==> flow/design.v <==
module VGA_Sync_Count #(
    parameter TOTAL_COLS = 800,
    parameter TOTAL_ROWS = 525
) (
    input clk_i,
    input rst_i,
    input Hsync_i,
    input Vsync_i,
    output reg Hsync_o,
    output reg Vsync_o,
    output reg [9:0] col_count_o,
    output reg [9:0] row_count_o
);
    wire frame_start_w;
    always@(posedge clk_i)
    begin
        if (rst_i)
        begin
            Vsync_o <= 1'b0;
            Hsync_o <= 1'b0;
        end
        else
        begin
            Vsync_o <= Vsync_i;
            Hsync_o <= Hsync_i;
        end
    end
    always @(posedge clk_i) 
    begin
        if (rst_i || frame_start_w == 1'b1)
        begin
            col_count_o <= 0;
            row_count_o <= 0;
        end
        else
        begin
            if (col_count_o == TOTAL_COLS - 1)
            begin
                if (row_count_o == TOTAL_ROWS - 1)
                begin
                    row_count_o <= 0;
                end
                else
                begin
                    row_count_o <= row_count_o + 1;
                end
                col_count_o <= 0;
            end
            else
            begin
                col_count_o <= col_count_o + 1;                
            end
        end
    end
    assign frame_start_w = (~Vsync_o & Vsync_i);
endmodule
module VGA_Sync_Pulse #(
    parameter TOTAL_COLS = 800, 
    parameter TOTAL_ROWS = 525, 
    parameter ACTIVE_COLS = 640, 
    parameter ACTIVE_ROWS = 480
) (
    input clk_i,
    input rst_i,
    output Hsync_o,
    output Vsync_o,
    output reg [9:0] col_count_o,
    output reg [9:0] row_count_o
);
    always@(posedge clk_i)
    begin
        if (rst_i)
        begin
            col_count_o <= 0;
            row_count_o <= 0;
        end
        else if (col_count_o == TOTAL_COLS - 1)
        begin
            col_count_o <= 0;
            if (row_count_o == TOTAL_ROWS - 1)
                row_count_o <= 0;
            else
                row_count_o <= row_count_o + 1;
        end
        else
            col_count_o <= col_count_o + 1;
    end
    assign Hsync_o = col_count_o < ACTIVE_COLS - 1 ? 1'b1 : 1'b0;
    assign Vsync_o = row_count_o < ACTIVE_ROWS - 1 ? 1'b1 : 1'b0;
endmodule 
module VGA_Sync_Porch #(
    parameter VIDEO_WIDTH = 3,
    parameter TOTAL_COLS = 3,
    parameter TOTAL_ROWS = 3,
    parameter ACTIVE_COLS = 2,
    parameter ACTIVE_ROWS = 2
) (
    input clk_i,
    input rst_i,
    input Hsync_i,
    input Vsync_i,
    input [VIDEO_WIDTH-1:0] red_video_i,
    input [VIDEO_WIDTH-1:0] grn_video_i,
    input [VIDEO_WIDTH-1:0] blu_video_i,
    output reg Hsync_o,
    output reg Vsync_o,
    output reg [VIDEO_WIDTH-1:0] red_video_o,
    output reg [VIDEO_WIDTH-1:0] grn_video_o,
    output reg [VIDEO_WIDTH-1:0] blu_video_o
);
    parameter FRONT_PORCH_HORIZ = 18;
    parameter BACK_PORCH_HORIZ = 50;
    parameter FRONT_PORCH_VERT = 10;
    parameter BACK_PORCH_VERT = 33;
    wire Hsync_w;
    wire Vsync_w;
    wire [9:0] col_count_w;
    wire [9:0] row_count_w;
    reg [VIDEO_WIDTH-1:0] red_video_r;
    reg [VIDEO_WIDTH-1:0] grn_video_r;
    reg [VIDEO_WIDTH-1:0] blu_video_r;
    VGA_Sync_Count #(.TOTAL_COLS(TOTAL_COLS),
                  .TOTAL_ROWS(TOTAL_ROWS)) VGA_Sync_Count_Inst 
    (
        .clk_i(clk_i),
        .rst_i(rst_i),
        .Hsync_i(Hsync_i),
        .Vsync_i(Vsync_i),
        .Hsync_o(Hsync_w),
        .Vsync_o(Vsync_w),
        .col_count_o(col_count_w),
        .row_count_o(row_count_w)
    );
    always @(posedge clk_i) 
    begin
        if (rst_i)
        begin
            Hsync_o <= 1'b0;
            Vsync_o <= 1'b0;
        end
        else
        begin
        if ((col_count_w < FRONT_PORCH_HORIZ + ACTIVE_COLS) || (col_count_w > TOTAL_COLS - BACK_PORCH_HORIZ - 1))
            Hsync_o <= 1'b1;
        else
            Hsync_o <= Hsync_w;
        if ((row_count_w < FRONT_PORCH_VERT + ACTIVE_ROWS) || (row_count_w > TOTAL_ROWS - BACK_PORCH_VERT - 1))
            Vsync_o <= 1'b1;
        else
            Vsync_o <= Vsync_w;
        end
    end
    always @(posedge clk_i) 
    begin
        if (rst_i)
        begin
            red_video_r <= 0;
            grn_video_r <= 0;
            blu_video_r <= 0;
            red_video_o <= 0;
            grn_video_o <= 0;
            blu_video_o <= 0;
        end
        else
        begin
        red_video_r <= red_video_i;
        grn_video_r <= grn_video_i;
        blu_video_r <= blu_video_i;
        red_video_o <= red_video_r;
        grn_video_o <= grn_video_r;
        blu_video_o <= blu_video_r;
        end
    end
endmodule
module Debounced_Switch #(parameter DEBOUNCE_LIMIT = 250000) (
    input clk_i,
    input rst_i, 
    input sw_i, 
    output sw_o 
);
    reg state_r;
    reg [$clog2(DEBOUNCE_LIMIT)-1:0] count_r;
    always @(posedge clk_i)
    begin
        if (rst_i)
            begin
                count_r <= 0;
                state_r <= 1'b0;
            end
        else if (sw_i != state_r && count_r < DEBOUNCE_LIMIT)
            count_r <= count_r + 1;  
        else if(count_r == DEBOUNCE_LIMIT)
            begin
                count_r <= 0;
                state_r <= sw_i;
            end
        else
            count_r <= 0;
   	end
    assign sw_o = state_r;
endmodule
module UART_RX #(parameter CLKS_PER_BIT = 217) (
    input clk_i,
    input rst_i,
    input rx_serial_i,
    output rx_dv_o,
    output [7:0] rx_byte_o
);
    parameter IDLE = 3'b000;
    parameter RX_START_BIT = 3'b001;
    parameter RX_DATA_BITS = 3'b010;
    parameter RX_STOP_BITS = 3'b011;
    parameter CLEANUP = 3'b100;
    reg [7:0] clk_count_r;
    reg [2:0] bit_index_r;
    reg [7:0] rx_byte_r;
    reg rx_dv_r;
    reg [2:0] state_r;
    always @(posedge clk_i) 
    begin
        if (rst_i)
        begin
            state_r <= IDLE;
            rx_dv_r <= 1'b0;
            clk_count_r <= 0;
            bit_index_r <= 0;
        end
        else
        case (state_r)
            IDLE : 
                begin
                    rx_dv_r <= 1'b0;
                    clk_count_r <= 0;
                    bit_index_r <= 0;
                    if (rx_serial_i == 1'b0)
                        state_r <= RX_START_BIT;
                    else
                        state_r <= IDLE;
                end
            RX_START_BIT :
                begin
                    if (clk_count_r == (CLKS_PER_BIT - 1) / 2)
                    begin
                        if (rx_serial_i == 1'b0)
                        begin
                            clk_count_r <= 0;
                            state_r <= RX_DATA_BITS;
                        end
                        else
                            state_r <= IDLE;
                    end
                    else
                    begin
                        clk_count_r <= clk_count_r + 1;
                        state_r <= RX_START_BIT;
                    end
                end
            RX_DATA_BITS :
                begin
                    if (clk_count_r < CLKS_PER_BIT - 1)
                    begin
                        clk_count_r <= clk_count_r + 1;
                        state_r <= RX_DATA_BITS;
                    end
                    else
                    begin
                        clk_count_r <= 0;
                        rx_byte_r[bit_index_r] <= rx_serial_i;
                        if (bit_index_r < 7)
                        begin
                            bit_index_r <= bit_index_r + 1;
                            state_r <= RX_DATA_BITS;
                        end
                        else
                        begin
                            bit_index_r <= 0;
                            state_r <= RX_STOP_BITS;
                        end
                    end
                end
            RX_STOP_BITS :
                begin
                    if (clk_count_r < CLKS_PER_BIT - 1)
                    begin
                        clk_count_r <= clk_count_r + 1;
                        state_r <= RX_STOP_BITS;
                    end           
                    else
                    begin
                        rx_dv_r <= 1'b1;
                        clk_count_r <= 0;
                        state_r <= CLEANUP;
                    end
                end
            CLEANUP :
                begin
                    state_r <= IDLE;
                    rx_dv_r <= 1'b0;
                end
            default: 
                state_r <= IDLE;
        endcase
    end
    assign rx_dv_o = rx_dv_r;
    assign rx_byte_o = rx_byte_r;
endmodule
module Pong_Paddle_Ctl #(
    parameter PLAYER_PADDLE_X = 0,
    parameter PADDLE_HEIGHT = 6,
    parameter GAME_HEIGHT = 30 
) (
        input clk_i,
        input rst_i,
        input [5:0] col_count_div_i,
        input [5:0] row_count_div_i,
        input Paddle_Up_i,
        input Paddle_Down_i,
        output reg Draw_Paddle_o,
        output reg [5:0] Paddle_Y_o 
);
    parameter PADDLE_SPEED = 1250000;  
    reg [31:0] Paddle_Count_r;
    wire Paddle_Count_en;
    assign Paddle_Count_en = Paddle_Up_i ^ Paddle_Down_i;
    always @(posedge clk_i) 
    begin
        if (rst_i)
        begin
            Paddle_Count_r <= 0;
            Paddle_Y_o <= (GAME_HEIGHT - PADDLE_HEIGHT) / 2;
        end
        else
        begin
        if (Paddle_Count_en == 1'b1)
        begin
            if (Paddle_Count_r == PADDLE_SPEED)
                Paddle_Count_r <= 0;
            else
                Paddle_Count_r <= Paddle_Count_r + 1;
        end
        if (Paddle_Up_i == 1'b1 && Paddle_Count_r == PADDLE_SPEED && Paddle_Y_o !== 0)
            Paddle_Y_o <= Paddle_Y_o - 1;
        else if (Paddle_Down_i == 1'b1 && Paddle_Count_r == PADDLE_SPEED && Paddle_Y_o !== GAME_HEIGHT - PADDLE_HEIGHT - 1)
            Paddle_Y_o <= Paddle_Y_o + 1;
        end
    end
    always @(posedge clk_i) 
    begin
        if (rst_i)
            Draw_Paddle_o <= 1'b0;
        else if (col_count_div_i == PLAYER_PADDLE_X && row_count_div_i >= Paddle_Y_o && row_count_div_i <= Paddle_Y_o + PADDLE_HEIGHT)
            Draw_Paddle_o <= 1'b1;
        else
            Draw_Paddle_o <= 1'b0;
    end
endmodule
module Pong_Ball_Ctl #(
    parameter GAME_WIDTH = 40,
    parameter GAME_HEIGHT = 30 
) (
    input clk_i,
    input rst_i,
    input Game_Active_i,
    input [5:0] col_count_div_i,
    input [5:0] row_count_div_i,
    output reg Draw_Ball_o,
    output reg [5:0] Ball_X_o,
    output reg [5:0] Ball_Y_o 
);
    parameter BALL_SPEED = 1250000;
    reg [5:0] Ball_X_prev_r;
    reg [5:0] Ball_Y_prev_r;
    reg [31:0] Ball_Count_r;
    always @(posedge clk_i) 
    begin
        if (rst_i)
        begin
            Ball_X_o <= GAME_WIDTH / 2;
            Ball_Y_o <= GAME_HEIGHT / 2;
            Ball_X_prev_r <= (GAME_WIDTH / 2) + 1;
            Ball_Y_prev_r <= (GAME_HEIGHT / 2) + 1;
            Ball_Count_r <= 0;
        end
        else if (Game_Active_i == 1'b0)
        begin
            Ball_X_o <= GAME_WIDTH / 2;
            Ball_Y_o <= GAME_HEIGHT / 2;
            Ball_X_prev_r <= (GAME_WIDTH / 2) + 1;
            Ball_Y_prev_r <= (GAME_HEIGHT / 2) + 1;
        end
        else
        begin
            if (Ball_Count_r < BALL_SPEED)
                Ball_Count_r <= Ball_Count_r + 1;
            else
            begin
                Ball_Count_r <= 0;
                Ball_X_prev_r <= Ball_X_o;
                Ball_Y_prev_r <= Ball_Y_o;
                if ((Ball_X_prev_r < Ball_X_o && Ball_X_o == GAME_WIDTH-1) || (Ball_X_prev_r > Ball_X_o && Ball_X_o != 0))
                    Ball_X_o <= Ball_X_o - 1;  
                else 
                    Ball_X_o <= Ball_X_o + 1;  
                if ((Ball_Y_prev_r < Ball_Y_o && Ball_Y_o == GAME_HEIGHT-1) || (Ball_Y_prev_r > Ball_Y_o && Ball_Y_o != 0))
                    Ball_Y_o <= Ball_Y_o - 1;  
                else 
                    Ball_Y_o <= Ball_Y_o + 1;  
            end
        end
    end
    always @(posedge clk_i) 
    begin
        if (rst_i)
            Draw_Ball_o <= 1'b0;
        else if (col_count_div_i == Ball_X_o && row_count_div_i == Ball_Y_o)
            Draw_Ball_o <= 1'b1;
        else
            Draw_Ball_o <= 1'b0;
    end
endmodule
module Pong_Top #(
    parameter TOTAL_COLS = 800, 
    parameter TOTAL_ROWS = 525, 
    parameter ACTIVE_COLS = 640, 
    parameter ACTIVE_ROWS = 480
) (
    input clk_i,
    input rst_i,
    input Hsync_i,
    input Vsync_i,
    input Game_Start_i, 
    input Paddle_Up_P1_i,
    input Paddle_Down_P1_i,
    input Paddle_Up_P2_i,
    input Paddle_Down_P2_i,
    output reg Hsync_o,
    output reg Vsync_o,
    output [2:0] Red_Video_o,
    output [2:0] Grn_Video_o,
    output [2:0] Blu_Video_o
);
    parameter GAME_WIDTH = 40;
    parameter GAME_HEIGHT = 30;
    parameter SCORE_LIMIT = 9;
    parameter PADDLE_HEIGHT = 6;
    parameter PADDLE_COL_P1 = 0;
    parameter PADDLE_COL_P2 = GAME_WIDTH - 1;  
    parameter IDLE = 3'b000;
    parameter RUNNING = 3'b001;
    parameter P1_Wins = 3'b010;
    parameter P2_Wins = 3'b011;
    parameter CLEANUP = 3'b100;
    reg [2:0] state_r;
    wire Hsync_w, Vsync_w;
    wire [9:0] col_count_w, row_count_w;
    wire Draw_Paddle_P1_w, Draw_Paddle_P2_w; 
    wire [5:0] Paddle_Y_P1_w, Paddle_Y_P2_w;
    wire Draw_Ball_w, Draw_Any_w;
    wire [5:0] Ball_X_w, Ball_Y_w;
    reg [3:0] P1_Score_r;
    reg [3:0] P2_Score_r;
    wire [5:0] col_count_div_w, row_count_div_w;
    VGA_Sync_Count #(.TOTAL_COLS(TOTAL_COLS),
                  .TOTAL_ROWS(TOTAL_ROWS)) VGA_Sync_Count_Inst 
    (
        .clk_i(clk_i),
        .rst_i(rst_i),
        .Hsync_i(Hsync_i),
        .Vsync_i(Vsync_i),
        .Hsync_o(Hsync_w),
        .Vsync_o(Vsync_w),
        .col_count_o(col_count_w),
        .row_count_o(row_count_w)
    );
    always @(posedge clk_i) 
    begin
        if (rst_i)
        begin
            Hsync_o <= 1'b0;
            Vsync_o <= 1'b0;
        end
        else
        begin
            Hsync_o <= Hsync_w;
            Vsync_o <= Vsync_w;
        end
    end
    assign col_count_div_w = col_count_w[9:4];
    assign row_count_div_w = row_count_w[9:4];
    Pong_Paddle_Ctl #(
        .PLAYER_PADDLE_X(PADDLE_COL_P1),
        .GAME_HEIGHT(GAME_HEIGHT)
    ) P1_Inst (
        .clk_i(clk_i),
        .rst_i(rst_i),
        .col_count_div_i(col_count_div_w),
        .row_count_div_i(row_count_div_w),
        .Paddle_Up_i(Paddle_Up_P1_i),
        .Paddle_Down_i(Paddle_Down_P1_i),
        .Draw_Paddle_o(Draw_Paddle_P1_w),
        .Paddle_Y_o(Paddle_Y_P1_w) 
    );
    Pong_Paddle_Ctl #(
        .PLAYER_PADDLE_X(PADDLE_COL_P2),
        .GAME_HEIGHT(GAME_HEIGHT)
        ) P2_Inst (
        .clk_i(clk_i),
        .rst_i(rst_i),
        .col_count_div_i(col_count_div_w),
        .row_count_div_i(row_count_div_w),
        .Paddle_Up_i(Paddle_Up_P2_i),
        .Paddle_Down_i(Paddle_Down_P2_i),
        .Draw_Paddle_o(Draw_Paddle_P2_w),
        .Paddle_Y_o(Paddle_Y_P2_w) 
    );
    wire Game_Active_w;
    Pong_Ball_Ctl Ball_Inst (
        .clk_i(clk_i),
        .rst_i(rst_i),
        .Game_Active_i(Game_Active_w),
        .col_count_div_i(col_count_div_w),
        .row_count_div_i(row_count_div_w),
        .Draw_Ball_o(Draw_Ball_w),
        .Ball_X_o(Ball_X_w),
        .Ball_Y_o(Ball_Y_w) 
    );
    always @(posedge clk_i) 
    begin
        if (rst_i)
        begin
            state_r <= IDLE;
            P1_Score_r <= 0;
            P2_Score_r <= 0;
        end
        else
        case (state_r)
            IDLE : 
            begin
                if (Game_Start_i == 1'b1)
                    state_r <= RUNNING;
            end
            RUNNING : 
            begin
                if (Ball_X_w == 0 && (Ball_Y_w < Paddle_Y_P1_w || Ball_Y_w > Paddle_Y_P1_w + PADDLE_HEIGHT))
                    state_r <= P2_Wins;
                else if (Ball_X_w == GAME_WIDTH-1 && (Ball_Y_w < Paddle_Y_P2_w || Ball_Y_w > Paddle_Y_P2_w + PADDLE_HEIGHT))
                    state_r <= P1_Wins;
            end
            P1_Wins : 
            begin
                if (P1_Score_r == SCORE_LIMIT - 1)
                    P1_Score_r <= 0;
                else
                begin
                    P1_Score_r <= P1_Score_r + 1;
                    state_r <= CLEANUP;
                end
            end
            P2_Wins : 
            begin
                if (P2_Score_r == SCORE_LIMIT - 1)
                    P2_Score_r <= 0;
                else
                begin
                    P2_Score_r <= P2_Score_r + 1;
                    state_r <= CLEANUP;
                end
            end
            CLEANUP :
                state_r <= IDLE;
        endcase
    end
    assign Game_Active_w = (state_r == RUNNING) ? 1'b1 : 1'b0;
    assign Draw_Any_w = Draw_Ball_w | Draw_Paddle_P1_w | Draw_Paddle_P2_w;
    assign Red_Video_o = Draw_Any_w ? 4'b1111 : 4'b0000;
    assign Grn_Video_o = Draw_Any_w ? 4'b1111 : 4'b0000;
    assign Blu_Video_o = Draw_Any_w ? 4'b1111 : 4'b0000;
endmodule
module Classic_Pong_Top (
    input clk_i,
    input rst_i,
    input UART_RX_i,
    input sw1_i,
    input sw2_i,
    input sw3_i,
    input sw4_i,
    output VGA_Hsync_o,
    output VGA_Vsync_o,
    output VGA_Red_0_o,
    output VGA_Red_1_o,
    output VGA_Red_2_o,
    output VGA_Grn_0_o,
    output VGA_Grn_1_o,
    output VGA_Grn_2_o,
    output VGA_Blu_0_o,
    output VGA_Blu_1_o,
    output VGA_Blu_2_o
);
    parameter CLKS_PER_BIT = 217;
    parameter VIDEO_WIDTH = 3;  
    parameter TOTAL_COLS = 800;
    parameter TOTAL_ROWS = 525;
    parameter ACTIVE_COLS = 640;
    parameter ACTIVE_ROWS = 480;
    wire [VIDEO_WIDTH-1:0] Red_Video_Pong_w, Red_Video_Porch_w;
    wire [VIDEO_WIDTH-1:0] Grn_Video_Pong_w, Grn_Video_Porch_w;
    wire [VIDEO_WIDTH-1:0] Blu_Video_Pong_w, Blu_Video_Porch_w;
    wire rx_dv_w;
    UART_RX #(.CLKS_PER_BIT(CLKS_PER_BIT)) UART_RX_Inst
    (
        .clk_i(clk_i),
        .rst_i(rst_i),
        .rx_serial_i(UART_RX_i),
        .rx_dv_o(rx_dv_w),
        .rx_byte_o()
    );
    wire Hsync_w, Vsync_w;
    VGA_Sync_Pulse #( 
        .TOTAL_COLS(TOTAL_COLS),
        .TOTAL_ROWS(TOTAL_ROWS),
        .ACTIVE_COLS(ACTIVE_COLS),
        .ACTIVE_ROWS(ACTIVE_ROWS) 
    ) VGA_Sync_Inst (
        .clk_i(clk_i),
        .rst_i(rst_i),
        .Hsync_o(Hsync_w),
        .Vsync_o(Vsync_w),
        .col_count_o(),
        .row_count_o()
    );
    wire sw1_w, sw2_w, sw3_w, sw4_w;
    Debounced_Switch sw_1 (
        .clk_i(clk_i),
        .rst_i(rst_i),
        .sw_i(sw1_i),
        .sw_o(sw1_w)
    );
    Debounced_Switch sw_2 (
        .clk_i(clk_i),
        .rst_i(rst_i),
        .sw_i(sw2_i),
        .sw_o(sw2_w)
    );
    Debounced_Switch sw_3 (
        .clk_i(clk_i),
        .rst_i(rst_i),
        .sw_i(sw3_i),
        .sw_o(sw3_w)
    );
    Debounced_Switch sw_4 (
        .clk_i(clk_i),
        .rst_i(rst_i),
        .sw_i(sw4_i),
        .sw_o(sw4_w)
    );
    wire Hsync_Pong_w, Vsync_Pong_w;
    Pong_Top #( 
        .TOTAL_COLS(TOTAL_COLS),
        .TOTAL_ROWS(TOTAL_ROWS),
        .ACTIVE_COLS(ACTIVE_COLS),
        .ACTIVE_ROWS(ACTIVE_ROWS) ) 
    Pong_Top_Inst (
        .clk_i(clk_i),
        .rst_i(rst_i),
        .Hsync_i(Hsync_w),
        .Vsync_i(Vsync_w),
        .Game_Start_i(rx_dv_w),
        .Paddle_Up_P1_i(sw1_w),
        .Paddle_Down_P1_i(sw2_w),
        .Paddle_Up_P2_i(sw3_w),
        .Paddle_Down_P2_i(sw4_w),
        .Hsync_o(Hsync_Pong_w),
        .Vsync_o(Vsync_Pong_w),
        .Red_Video_o(Red_Video_Pong_w),
        .Grn_Video_o(Grn_Video_Pong_w),
        .Blu_Video_o(Blu_Video_Pong_w)
    );
    wire Hsync_porch_w, Vsync_porch_w;
    VGA_Sync_Porch #(
        .VIDEO_WIDTH(VIDEO_WIDTH),   
        .TOTAL_COLS(TOTAL_COLS),
        .TOTAL_ROWS(TOTAL_ROWS),
        .ACTIVE_COLS(ACTIVE_COLS),
        .ACTIVE_ROWS(ACTIVE_ROWS)
    ) VGA_Sync_Porch_Inst (
        .clk_i(clk_i),
        .rst_i(rst_i),
        .Hsync_i(Hsync_Pong_w),
        .Vsync_i(Vsync_Pong_w),
        .red_video_i(Red_Video_Pong_w),
        .grn_video_i(Grn_Video_Pong_w),
        .blu_video_i(Blu_Video_Pong_w),
        .Hsync_o(Hsync_porch_w),
        .Vsync_o(Vsync_porch_w),
        .red_video_o(Red_Video_Porch_w),
        .grn_video_o(Grn_Video_Porch_w),
        .blu_video_o(Blu_Video_Porch_w)
    );
    assign VGA_Hsync_o = Hsync_porch_w;
    assign VGA_Vsync_o = Vsync_porch_w;
    assign { VGA_Red_2_o, VGA_Red_1_o, VGA_Red_0_o } = Red_Video_Porch_w; 
    assign { VGA_Grn_2_o, VGA_Grn_1_o, VGA_Grn_0_o } = Grn_Video_Porch_w; 
    assign { VGA_Blu_2_o, VGA_Blu_1_o, VGA_Blu_0_o } = Blu_Video_Porch_w; 
endmodule
--- tool output ---
## Tool chain data of Classic_Pong_Top

Tool output for the design above before and after an edit, in the order of the flow.
"unedited" refers to lines of the RTL above, "edited" to lines of the edited file.
"change": "edited" minus "unedited" as printed here.
Cell names lack the library's common part.
Not given: --

| set-up | value |
|---|---|
| top module | Classic_Pong_Top |
| clock port | clk_i |
| library | sky130hd |
| timing corner | tt_025C_1v80 |

## The edit

The edit as a unified diff against the file above.
The edited RTL no longer does the same as the RTL above: the edit was made by script, with no optimisation intended.

```diff
@@ -595,6 +595,10 @@
     output VGA_Blu_0_o,
     output VGA_Blu_1_o,
-    output VGA_Blu_2_o
-);
+    output VGA_Blu_2_o_ext
+);
+    wire VGA_Blu_2_o;
+    reg VGA_Blu_2_o_dly;
+    always @(posedge clk_i) VGA_Blu_2_o_dly <= VGA_Blu_2_o;
+    assign VGA_Blu_2_o_ext = VGA_Blu_2_o_dly;
     parameter CLKS_PER_BIT = 217;
     parameter VIDEO_WIDTH = 3;  
```

## Elaborated design

Yosys after proc, flatten, opt, wreduce and memory -nomap, before mapping. Memory bits, and registers merged into a memory's read port (data or address), are not among the register bits. Print and check cells are not counted. Equal cells are merged and count once.

Cells by class:

| what | unedited | edited | change |
|---|---|---|---|
| reduce/logical cells | 61 | 61 | 0 |
| multiplexer cells | 45 | 45 | 0 |
| bitwise gates (word level) | 13 | 13 | 0 |
| add/subtract/negate cells | 27 | 27 | 0 |
| equality and inequality tests | 43 | 43 | 0 |
| order comparisons | 25 | 25 | 0 |

Unchanged operator kinds not shown: 67.

Bit counts:

| what | unedited | edited | change |
|---|---|---|---|
| input port bits | 7 | 7 | 0 |
| bits in registers | 311 | 312 | +1 |
| output and inout bits | 11 | 11 | 0 |
| word-level cells | 257 | 258 | +1 |

## Logic depth

Longest topological path by Yosys (ltp), each cell counted once; first at word level (registers and memories cut), then after technology mapping (sequential cells cut; the memories' decode and read muxes count).

Depth:

| what | unedited | edited | change |
|---|---|---|---|
| word-level depth | 7 | 7 | 0 |
| ABC_AREA | 0 | 0 | -- |
| mapped depth | 15 | 15 | 0 |
| depth with buffers taken out | 14 | 14 | 0 |

## Netlist

Source: synth_stat.txt of the flow (Yosys; design flattened, memories mapped). It holds for the ABC_AREA given above (unset counts as 0); a run with the other value may have another netlist.

Cells by type:

| type | unedited | edited | change |
|---|---|---|---|
| dfxtp_1 | 311 | 312 | +1 |
| buf_4 | 8 | 7 | -1 |

Unchanged cell types not shown: 65.

Synthesis totals:

| what | unedited | edited | change |
|---|---|---|---|
| buffers | 56 | 55 | -1 |
| mapped cells | 1856 | 1856 | 0 |
| mapped area (µm²) | 16019.1 | 16031.6 | +12.5 |
| flip-flops | 311 | 312 | +1 |
| sequential part of the area (µm²) | 6226.0 | 6246.0 | +20.0 |

By module: a second synthesis without flattening, with its own total; a netlist apart from the flattened one above.

Unflattened totals:

| what | unedited | edited | change |
|---|---|---|---|
| cells (unflattened synthesis) | 2047 | 2048 | +1 |
| area total of the unflattened synthesis (µm²) | 17942.2 | 17962.2 | +20.0 |

Each row is one instance without its submodules.

Modules, unedited:

| module | cells | seq. area (µm²) | instances | area (µm²) |
|---|---|---|---|---|
| Debounced_Switch | 105 | 380.4 | 4 | 923.4 |
| Pong_Ball_Ctl | 369 | 1141.1 | 1 | 3174.3 |
| Pong_Paddle_Ctl | 284 | 780.7 | 1 | 2367.3 |
| Pong_Paddle_Ctl | 276 | 780.7 | 1 | 2316.0 |
| VGA_Sync_Count | 112 | 440.4 | 2 | 1021.0 |
| Pong_Top | 165 | 300.3 | 1 | 1405.1 |
| UART_RX (CLKS_PER_BIT=217) | 148 | 580.6 | 1 | 1345.0 |
| VGA_Sync_Pulse | 110 | 400.4 | 1 | 988.4 |
| VGA_Sync_Porch | 51 | 400.4 | 1 | 610.6 |
| Classic_Pong_Top | 0 | 0.0 | 1 | 0.0 |

Modules, edited:

| module | cells | seq. area (µm²) | instances | area (µm²) |
|---|---|---|---|---|
| Debounced_Switch | 105 | 380.4 | 4 | 923.4 |
| Pong_Ball_Ctl | 369 | 1141.1 | 1 | 3174.3 |
| Pong_Paddle_Ctl | 284 | 780.7 | 1 | 2367.3 |
| Pong_Paddle_Ctl | 276 | 780.7 | 1 | 2316.0 |
| VGA_Sync_Count | 112 | 440.4 | 2 | 1021.0 |
| Pong_Top | 165 | 300.3 | 1 | 1405.1 |
| UART_RX (CLKS_PER_BIT=217) | 148 | 580.6 | 1 | 1345.0 |
| VGA_Sync_Pulse | 110 | 400.4 | 1 | 988.4 |
| VGA_Sync_Porch | 51 | 400.4 | 1 | 610.6 |
| Classic_Pong_Top | 1 | 20.0 | 1 | 20.0 |

## Worst setup path after synthesis

OpenSTA on the mapped netlist: ideal clock, no wires. The path of least setup slack (recovery checks aside). Input and output delay are each 20% of the period. Register names are those of the netlist, which keeps one name where synthesis merged equal registers.

Path post-synthesis:

| what | unedited | edited | change |
|---|---|---|---|
| kind | input port to flip-flop | input port to flip-flop | -- |
| start point | input rst_i | input rst_i | -- |
| end point | register sw_1.count_r[10] | register sw_1.count_r[10] | -- |
| stages | 5 | 5 | 0 |
| buffers on the path | 2 | 2 | 0 |
| data required time (ns) | 39.872 | 39.872 | 0.000 |
| clock period (ns) | 40.0 | 40.0 | 0.0 |
| launch time at the first pin (ns) | 8.000 | 8.000 | 0.000 |
| delay of the path (ns) | 1.060 | 1.060 | 0.000 |
| external input delay (ns) | 8.000 | 8.000 | 0.000 |
| path slack (ns) | 30.940 | 30.940 | 0.000 |
| data arrival time (ns) | 8.932 | 8.932 | 0.000 |
| period reached after synthesis (ns) | 9.06 | 9.06 | 0.00 |

"delay of the path" is the arrival time less input delay plus setup time.
"stages": output pins that drive a net of the path, with the launching flip-flop's if there is one; two outputs of one cell count as two.
"period reached after synthesis" = period - worst setup slack (recovery checks aside). The figure is calculated, with input and output delays left at 20% of the set period.
The rows between start and end are the longest chain of elaborated cells between them; the timing report does not say that the signal goes this way. Where chains are equally long, one stands for them.
A line is the first line of the expression or statement that the cell stems from. Yosys adds cells for indexed reads and writes and turns some case tables into memories.
At most two assigning lines are given for a register; there are more.

| on the way, post-synthesis, unedited | value |
|---|---|
| path through | clkbuf_1 -> nor2_1 -> o21ai_1 -> clkbuf_1 -> nor2_1 |
| cells in the longest elaborated chain | 1 |
| elaborated cells on any way between the ends | 1 |
| source lines of those cells | 0 |
| classes of those cells | 1 x reduce/logical |

Ends and longest elaborated chain, post-synthesis, unedited:

| what | RTL line | text |
|---|---|---|
| from (decl) | 581 | `input rst_i,` |
| OR reduction 2 bit | -- |  |
| to (assign) | 187 | `count_r <= 0;` |
| to (assign) | 191 | `count_r <= count_r + 1;` |
| to (decl) | 182 | `reg [$clog2(DEBOUNCE_LIMIT)-1:0] count_r;` |

| on the way, post-synthesis, edited | value |
|---|---|
| path through | clkbuf_1 -> nor2_1 -> o21ai_1 -> clkbuf_1 -> nor2_1 |
| cells in the longest elaborated chain | 1 |
| elaborated cells on any way between the ends | 1 |
| source lines of those cells | 0 |
| classes of those cells | 1 x reduce/logical |

Ends and longest elaborated chain, post-synthesis, edited:

| what | RTL line | text |
|---|---|---|
| from (decl) | 581 | `input rst_i,` |
| OR reduction 2 bit | -- |  |
| to (assign) | 187 | `count_r <= 0;` |
| to (assign) | 191 | `count_r <= count_r + 1;` |
| to (decl) | 182 | `reg [$clog2(DEBOUNCE_LIMIT)-1:0] count_r;` |

## Path in the finished layout

Path of least setup slack in the final report of the runs of pair 1 (OpenROAD, finished layout, wires in). Where an end is a register, its clock arrival counts in the times.

Path after layout:

| what | unedited | edited | change |
|---|---|---|---|
| kind | flip-flop to flip-flop | flip-flop to flip-flop | -- |
| start point | register Pong_Top_Inst.Ball_Inst.Ball_Y_o[4] | register Pong_Top_Inst.Ball_Inst.Ball_Y_o[4] | -- |
| end point | register Pong_Top_Inst.Ball_Inst.Ball_Y_o[5] | register Pong_Top_Inst.Ball_Inst.Ball_Y_o[5] | -- |
| buffers on the path | 0 | 0 | 0 |
| path slack (ns) | 5.87 | 5.95 | +0.08 |
| data arrival time (ns) | 4.15 | 4.05 | -0.10 |
| launch time at the first pin (ns) | 0.53 | 0.51 | -0.02 |
| data required time (ns) | 10.02 | 10.00 | -0.02 |
| clock period (ns) | 9.56 | 9.56 | 0.00 |
| stages | 14 | 14 | 0 |

The rows between start and end are the longest chain of elaborated cells between them; the timing report does not say that the signal goes this way. Where chains are equally long, one stands for them.
At most two assigning lines are given for a register; there are more.

| on the way, after layout, unedited | value |
|---|---|
| path through | dfxtp_1 -> inv_1 -> ha_1 -> and4_1 -> o21a_1 -> o31a_1 -> or2_2 -> ha_1 -> a211oi_1 -> o21bai_1 -> a21oi_1 -> o21ai_0 -> a21oi_1 -> mux2i_1 |
| cells in the longest elaborated chain | 4 |
| elaborated cells on any way between the ends | 10 |
| source lines of those cells | 3 |
| classes of those cells | 2 x add/sub; 2 x compare; 1 x eq/ne; 1 x mux; 4 x reduce/logical |

Ends and longest elaborated chain, after layout, unedited:

| what | RTL line | text |
|---|---|---|
| from (decl) | 368 | `output reg [5:0] Ball_Y_o` |
| from (assign) | 379 | `Ball_Y_o <= GAME_HEIGHT / 2;` |
| from (assign) | 387 | `Ball_Y_o <= GAME_HEIGHT / 2;` |
| < comparator 6 bit | 404 | `if ((Ball_Y_prev_r < Ball_Y_o && Ball_Y_o == GAME_HEIGHT-1) \|\| (Ball_Y_prev_r > Ball_Y_o && Ball_Y_o != 0))` |
| logical AND 1 bit | 404 |  |
| logical OR 1 bit | 404 |  |
| 2-to-1 mux 6 bit | 404 |  |
| to (assign) | 405 | `Ball_Y_o <= Ball_Y_o - 1;` |
| to (assign) | 407 | `Ball_Y_o <= Ball_Y_o + 1;` |
| to (decl) | 368 |  |

| on the way, after layout, edited | value |
|---|---|
| path through | dfxtp_1 -> inv_1 -> ha_1 -> and4_1 -> o21a_1 -> o31a_1 -> or2_2 -> ha_1 -> o21ai_0 -> o21bai_1 -> a21oi_1 -> or3_1 -> a21oi_1 -> mux2i_1 |
| cells in the longest elaborated chain | 4 |
| elaborated cells on any way between the ends | 10 |
| source lines of those cells | 3 |
| classes of those cells | 2 x add/sub; 2 x compare; 1 x eq/ne; 1 x mux; 4 x reduce/logical |

Ends and longest elaborated chain, after layout, edited:

| what | RTL line | text |
|---|---|---|
| from (decl) | 368 | `output reg [5:0] Ball_Y_o` |
| from (assign) | 379 | `Ball_Y_o <= GAME_HEIGHT / 2;` |
| from (assign) | 387 | `Ball_Y_o <= GAME_HEIGHT / 2;` |
| < comparator 6 bit | 404 | `if ((Ball_Y_prev_r < Ball_Y_o && Ball_Y_o == GAME_HEIGHT-1) \|\| (Ball_Y_prev_r > Ball_Y_o && Ball_Y_o != 0))` |
| logical AND 1 bit | 404 |  |
| logical OR 1 bit | 404 |  |
| 2-to-1 mux 6 bit | 404 |  |
| to (assign) | 405 | `Ball_Y_o <= Ball_Y_o - 1;` |
| to (assign) | 407 | `Ball_Y_o <= Ball_Y_o + 1;` |
| to (decl) | 368 |  |

## Flow runs

Runs of the flow (Yosys, OpenROAD) on both versions; the two runs of a pair have the same settings. The constraints put input and output delay at 20% of the set period each and load the outputs with 0.01 pF.

| flow settings, pair 1 | value |
|---|---|
| CORE_UTILIZATION | 40 |
| PLACE_DENSITY | 0.6 |
| period_ns | 9.56 |
| CAP_MARGIN | 20 |
| CORE_MARGIN | 2 |
| SLEW_MARGIN | 20 |

Final reports, pair 1:

| what | unedited | edited | change |
|---|---|---|---|
| worst setup slack after layout (ns) | 5.867 | 5.953 | +0.086 |
| worst hold slack after layout (ns) | 0.437 | 0.424 | -0.013 |
| total design power (uW) | 2736 | 2687 | -49 |
| Yosys chip area after synthesis (µm²) | 16019.1 | 16031.6 | +12.5 |
| standard-cell area after layout (µm²) | 17868.4 | 17798.3 | -70.1 |
| die area (µm²) | 41665.0 | 41695.6 | +30.6 |

| flow settings, pair 2 | value |
|---|---|
| CAP_MARGIN | 30 |
| CELL_PAD_IN_SITES_GLOBAL_PLACEMENT | 0 |
| CORE_UTILIZATION | 68 |
| HOLD_SLACK_MARGIN | 0.07 |
| MIN_ROUTING_LAYER | met1 |
| PLACE_DENSITY_LB_ADDON | 0.01 |
| SETUP_SLACK_MARGIN | 4.3 |
| TNS_END_PERCENT | 70 |
| period_ns | 16.4 |
| CORE_MARGIN | 2 |
| SLEW_MARGIN | 20 |

Final reports, pair 2:

| what | unedited | edited | change |
|---|---|---|---|
| worst setup slack after layout (ns) | 11.474 | 11.592 | +0.118 |
| worst hold slack after layout (ns) | 0.424 | 0.431 | +0.007 |
| total design power (uW) | 1634 | 1619 | -15 |
| Yosys chip area after synthesis (µm²) | 16019.1 | 16031.6 | +12.5 |
| standard-cell area after layout (µm²) | 17679.5 | 17704.5 | +25.0 |
| die area (µm²) | 24801.5 | 24820.4 | +18.9 |

"total design power" rests on the timing tool's default activity at the inputs, not on a simulated workload.
--- end ---
